==> flow/design.v <==
module convolver #(
    parameter N = 16,   
    parameter Q = 12,   
    parameter n = 416,  
    parameter k = 3,    
    parameter s = 1,    
    parameter NUM_MAC = 8  
)(
    input wire clk,
    input wire rst,
    input wire en,
    input wire [N-1:0] activation_in,
    input wire [(k*k*N)-1:0] weight, 
    input wire [N-1:0] batch_gamma,  
    input wire [N-1:0] batch_beta,   
    output wire [N-1:0] conv_out
);
    reg [N-1:0] line_buffer [(k-1)*n-1:0];
    wire [N-1:0] window_buffer [0:k*k-1];
    integer i;
    always @(posedge clk) begin
        if (rst) begin
            for (i = 0; i < (k-1)*n; i = i + 1) begin
                line_buffer[i] <= 0;
            end
        end else if (en) begin
            for (i = (k-1)*n-1; i > 0; i = i - 1) begin
                line_buffer[i] <= line_buffer[i-1];
            end
            line_buffer[0] <= activation_in;  
        end
    end
    genvar x, y;
    generate
        for (y = 0; y < k; y = y + 1) begin : window_row
            for (x = 0; x < k; x = x + 1) begin : window_col
                if (y == k-1) begin
                    assign window_buffer[y*k + x] = line_buffer[x];  
                end else begin
                    assign window_buffer[y*k + x] = line_buffer[y*n + x];
                end
            end
        end
    endgenerate
    reg [N-1:0] conv_temp;
    always @(*) begin
        conv_temp = 0;
        for (i = 0; i < k*k; i = i + 1) begin
            conv_temp = conv_temp + (($signed(window_buffer[i]) * $signed(weight[i*N +: N])) >>> Q);
        end
    end
    wire [N-1:0] bn_out;
    assign bn_out = (conv_temp * batch_gamma) + batch_beta;
    assign conv_out = (bn_out[N-1]) ? (bn_out >>> 3) : bn_out;  
endmodule
## Tool chain data of convolver

Tool output for the design above, in the order of the flow.
Lines are those of the file above, counted from 1.
Operators carry their Yosys type and port widths (W data, S select, Z words).
Cell names lack the library's common part.
Not given: -

| inputs | value |
|---|---|
| top | convolver |
| clock input | clk |
| standard-cell library | sky130hd |
| timing corner | tt_025C_1v80 |

## Word level

Counts by Yosys on the flattened word-level netlist (proc, flatten, opt, wreduce). Print and check cells are left out. Cells with the same type and inputs are merged into one.

| storage and ports | value |
|---|---|
| cells after elaboration | 439 |
| output and inout bits | 16 |
| input port bits | 195 |
| register bits | 6704 |

| cells by class | value |
|---|---|
| muxes and demuxes | 1 |
| multiply operators | 10 |
| add/subtract/negate cells | 9 |

Operators with widths:

| cell | count |
|---|---|
| $mul A16 B16 Y16 | 9 |
| $mul A12 B16 Y16 | 1 |
| $add A16 B16 Y16 | 1 |
| $mux W15 | 1 |
| $add A11 B4 Y12 | 1 |
| $add A10 B4 Y11 | 1 |
| $add A9 B4 Y10 | 1 |
| $add A8 B4 Y9 | 1 |
| $add A7 B4 Y8 | 1 |
| $add A6 B4 Y7 | 1 |
| $add A5 B4 Y6 | 1 |
| $add A4 B4 Y5 | 1 |

## Longest topological paths

Depth = most cells in a row (Yosys ltp): at word level without a register or memory, in the mapped netlist without a sequential cell, where the memories' decode and read muxes count.

| depth | value |
|---|---|
| depth in word-level cells | 12 |
| ABC_AREA | 1 |
| depth in mapped cells | 72 |
| gate-level depth less buffers | 69 |

## Netlist

The flow's flattened synthesis, as Yosys stat reports it; memories are mapped. The netlist is that of the ABC_AREA named above (0 if unset); the other value can give another one.
The area totals of this step are shown rounded.

| synthesis totals | value |
|---|---|
| mapped area | 266400 um2 |
| sequential area | 134200 um2 |
| buffer cells | 2457 |
| mapped cells | 34578 |
| mapped flip-flops | 6704 |

Cells by type:

| cell | count | total area (um2) |
|---|---|---|
| dfxtp_1 | 6704 | 1.34E+05 |
| nand2_1 | 15032 | 5.64E+04 |
| a21oi_1 | 6784 | 3.4E+04 |
| fa_1 | 809 | 1.62E+04 |
| clkbuf_1 | 2243 | 8.42E+03 |
| inv_1 | 1808 | 6.79E+03 |
| ha_1 | 470 | 5880.64 |
| xnor2_1 | 116 | 1.02E+03 |
| xor2_1 | 113 | 989.699 |
| buf_1 | 202 | 758.227 |
| nand3_1 | 103 | 515.494 |
| nor2_1 | 53 | 198.941 |
| o21ai_0 | 28 | 140.134 |
| nand3b_1 | 17 | 127.622 |
| nand3_2 | 10 | 100.096 |
| a21o_1 | 12 | 90.086 |
| or2_2 | 10 | 62.56 |
| nand2_4 | 5 | 56.304 |

Not listed: further types 24, cells in them 59.

## Timing after synthesis

Source: OpenSTA report_checks on the synthesized netlist (no wires, ideal clock, input and output delay 20% of the period each), path of least setup slack; recovery checks are left aside. Register names are those of the netlist, which keeps one name where synthesis merged equal registers.

| timing path post-synthesis | value |
|---|---|
| kind | in2out |
| start point | input port weight[33] |
| end point | output port conv_out[10] |
| external output delay | 5600 ps |
| launch time at the first pin | 5600 ps |
| path buffers | 4 |
| data arrival time | 17736 ps |
| stages | 49 |
| path slack | 4664 ps |
| input delay | 5600 ps |
| period | 28000 ps |
| delay of the path | 12136 ps |
| data required time | 22400 ps |
| synthesis period reached | 23336 ps |

"delay of the path" is the arrival time less input delay plus setup time.
At an output port there is no setup time.
"stages": output pins that drive a net of the path, with the launching flip-flop's if there is one; two outputs of one cell count as two.
"synthesis period reached" is the clock period less the worst setup slack; recovery checks do not enter. This is arithmetic on one report: input and output delays are still those of the set period (20% each).
The rows between start and end are the longest chain of elaborated cells between them; the timing report does not say that the signal goes this way. Where chains are equally long, one stands for them.
A line is the first line of the expression or statement that the cell stems from. Yosys adds cells for indexed reads and writes and turns some case tables into memories.

| between the ends, post-synthesis | value |
|---|---|
| cell sequence | clkbuf_1 > clkbuf_1 > nand2_1 > fa_1 > fa_1 > fa_1 > fa_1 > inv_1 > fa_1 > inv_1 > fa_1 > inv_1 > ha_1 > a21oi_1 > o21ai_0 > a21oi_1 > o21ai_0 > a21o_1 > (+13 left out) > fa_1 > inv_1 > fa_1 > fa_1 > inv_1 > fa_1 > inv_1 > ha_1 > a21oi_1 > o21ai_0 > nand2_1 > o211ai_1 > a31oi_1 > inv_1 > nand3_2 > buf_6 > nand3_1 > nand2_1 |
| cells in the longest elaborated chain | 11 |
| elaborated cells between the ends (all ways) | 11 |
| source lines of those cells | 3 |
| classes of those cells | 8 x add/sub; 2 x mul; 1 x mux |

Ends and longest elaborated chain, post-synthesis:

| item | line | RTL |
|---|---|---|
| start: declaration | 13 | `input wire [(k*k*N)-1:0] weight,` |
| $mul A16 B16 Y16 | 49 | `conv_temp = conv_temp + (($signed(window_buffer[i]) * $signed(weight[i*N +: N])) >>> Q);` |
| $add A5 B4 Y6 | 49 |  |
| $add A6 B4 Y7 | 49 |  |
| $add A7 B4 Y8 | 49 |  |
| $add A8 B4 Y9 | 49 |  |
| $add A9 B4 Y10 | 49 |  |
| $add A10 B4 Y11 | 49 |  |
| $add A11 B4 Y12 | 49 |  |
| $mul A12 B16 Y16 | 53 | `assign bn_out = (conv_temp * batch_gamma) + batch_beta;` |
| $add A16 B16 Y16 | 53 |  |
| $mux W15 | 54 | `assign conv_out = (bn_out[N-1]) ? (bn_out >>> 3) : bn_out;` |
| end: declaration | 16 | `output wire [N-1:0] conv_out` |

## Worst path after layout

Path of least setup slack in the final report of run A (OpenROAD, finished layout, wires in). Where an end is a register, its clock arrival counts in the times.
The report prints the path's times to 10 ps; the period is as set.

| timing path after layout | value |
|---|---|
| kind | in2out |
| start point | input port weight[1] |
| end point | output port conv_out[10] |
| path buffers | 5 |
| stages | 49 |
| path slack | 4250 ps |
| data required time | 26320 ps |
| input delay | 6580 ps |
| data arrival time | 22070 ps |
| period | 32900 ps |
| external output delay | 6580 ps |
| launch time at the first pin | 6580 ps |

The rows between start and end are the longest chain of elaborated cells between them; the timing report does not say that the signal goes this way. Where chains are equally long, one stands for them.

| between the ends, after layout | value |
|---|---|
| cell sequence | clkdlybuf4s50_1 > clkbuf_1 > nand2_1 > fa_1 > fa_1 > fa_1 > fa_1 > inv_1 > fa_1 > inv_1 > fa_1 > inv_1 > ha_1 > nand2_1 > nor2_1 > nand2_1 > o21ai_0 > a21o_1 > (+13 left out) > inv_1 > fa_1 > fa_1 > fa_1 > inv_1 > fa_1 > inv_1 > ha_1 > inv_1 > nor4_1 > nand2_1 > o211ai_1 > a31oi_2 > nand3_2 > buf_6 > nand3_1 > nand2_1 > dlymetal6s2s_1 |
| cells in the longest elaborated chain | 12 |
| elaborated cells between the ends (all ways) | 12 |
| source lines of those cells | 3 |
| classes of those cells | 9 x add/sub; 2 x mul; 1 x mux |

Ends and longest elaborated chain, after layout:

| item | line | RTL |
|---|---|---|
| start: declaration | 13 | `input wire [(k*k*N)-1:0] weight,` |
| $mul A16 B16 Y16 | 49 | `conv_temp = conv_temp + (($signed(window_buffer[i]) * $signed(weight[i*N +: N])) >>> Q);` |
| $add A4 B4 Y5 | 49 |  |
| $add A5 B4 Y6 | 49 |  |
| $add A6 B4 Y7 | 49 |  |
| $add A7 B4 Y8 | 49 |  |
| $add A8 B4 Y9 | 49 |  |
| $add A9 B4 Y10 | 49 |  |
| $add A10 B4 Y11 | 49 |  |
| $add A11 B4 Y12 | 49 |  |
| $mul A12 B16 Y16 | 53 | `assign bn_out = (conv_temp * batch_gamma) + batch_beta;` |
| $add A16 B16 Y16 | 53 |  |
| $mux W15 | 54 | `assign conv_out = (bn_out[N-1]) ? (bn_out >>> 3) : bn_out;` |
| end: declaration | 16 | `output wire [N-1:0] conv_out` |

Hand-over note for convolver

Measured results for convolver: 2 stored runs of the Yosys and OpenROAD flow on sky130hd. The settings differ; the order carries no meaning. The constraints put input and output delay at 20% of the set period each and load the outputs with 0.01 pF.
"clock period reached": clock period set for the run, less the worst setup slack. It is reckoned from that one timing run; input and output delays stay at 20% of the period that was set.
"time on the worst setup path" means the part of the period allowed to the worst setup path (the constraints hold back 20% at inputs and 20% at outputs) less its slack; where the path has registers, the arrival times of their clocks count too.
"time on the worst setup path" is given in steps of 10 ps.
Values from the reports are rounded here.

## Run A

==> flow/run.sh <==
#!/bin/bash
# the make line also repeats the synthesis and layout settings of config.mk as NAME=value (left out here)
make -C /OpenROAD-flow-scripts/flow DESIGN_CONFIG=/design/flow/config.mk WORK_HOME=/design/flow/orfs CLKGATE_MAP_FILE= finish
==> flow/config.mk <==
export PLATFORM = sky130hd
export DESIGN_NAME = convolver
export DESIGN_NICKNAME = convolver
export VERILOG_FILES = /design/flow/design.v
export SDC_FILE = /design/flow/constraint.sdc
export NUM_CORES = 4
export LEC_CHECK = 0
export ABC_AREA = 1
export CAP_MARGIN = 20
export CELL_PAD_IN_SITES_DETAIL_PLACEMENT = 1
export CORE_ASPECT_RATIO = 0.56
export CORE_MARGIN = 2
export CORE_UTILIZATION = 20
export GPL_TIMING_DRIVEN = 0
export MAX_ROUTING_LAYER = met5
export MIN_ROUTING_LAYER = met1
export SETUP_SLACK_MARGIN = 3.73
export SLEW_MARGIN = 20
export TNS_END_PERCENT = 95
==> flow/constraint.sdc <==
create_clock -name core_clock -period 32.9 [get_ports {clk}]
set_input_delay 6.5800 -clock core_clock [delete_from_list [all_inputs] [get_ports {clk}]]
set_output_delay 6.5800 -clock core_clock [all_outputs]
set_load 0.01 [all_outputs]

| result of run A | value |
|---|---|
| final worst hold slack | 352 ps |
| post-route setup TNS | 0 ps |
| area inside the die boundary | 1341000 um2 |
| post-layout utilization | 0.235 |
| netlist area reported by Yosys | 266400 um2 |
| clock period reached | 28647 ps |
| setup slack of the critical path | 4253 ps |
| time on the worst setup path | 15490 ps |
| worst setup path kind | in2out |
| area of the standard cells in the finished layout | 312800 um2 |

## Run B

==> flow/run.sh <==
#!/bin/bash
# the make line also repeats the synthesis and layout settings of config.mk as NAME=value (left out here)
make -C /OpenROAD-flow-scripts/flow DESIGN_CONFIG=/design/flow/config.mk WORK_HOME=/design/flow/orfs CLKGATE_MAP_FILE= finish
==> flow/config.mk <==
export PLATFORM = sky130hd
export DESIGN_NAME = convolver
export DESIGN_NICKNAME = convolver
export VERILOG_FILES = /design/flow/design.v
export SDC_FILE = /design/flow/constraint.sdc
export NUM_CORES = 4
export LEC_CHECK = 0
export CAP_MARGIN = 15
export CELL_PAD_IN_SITES_DETAIL_PLACEMENT = 1
export CORE_MARGIN = 5
export CORE_UTILIZATION = 29
export CTS_CLUSTER_DIAMETER = 299
export CTS_CLUSTER_SIZE = 83
export GPL_ROUTABILITY_DRIVEN = 1
export GPL_TIMING_DRIVEN = 0
export MIN_ROUTING_LAYER = met2
export PLACE_DENSITY_LB_ADDON = 0.2
export SETUP_SLACK_MARGIN = 4.53
export SLEW_MARGIN = 20
export TNS_END_PERCENT = 55
==> flow/constraint.sdc <==
create_clock -name core_clock -period 18.0 [get_ports {clk}]
set_input_delay 3.6000 -clock core_clock [delete_from_list [all_inputs] [get_ports {clk}]]
set_output_delay 3.6000 -clock core_clock [all_outputs]
set_load 0.01 [all_outputs]

| result of run B | value |
|---|---|
| netlist area reported by Yosys | 270000 um2 |
| clock period reached | 20086 ps |
| post-layout utilization | 0.316 |
| area inside the die boundary | 950400 um2 |
| time on the worst setup path | 12890 ps |
| worst setup path kind | in2out |
| setup slack of the critical path | -2086 ps |
| post-route setup TNS | -30610 ps |
| final worst hold slack | 417 ps |
| area of the standard cells in the finished layout | 293100 um2 |

End of note.
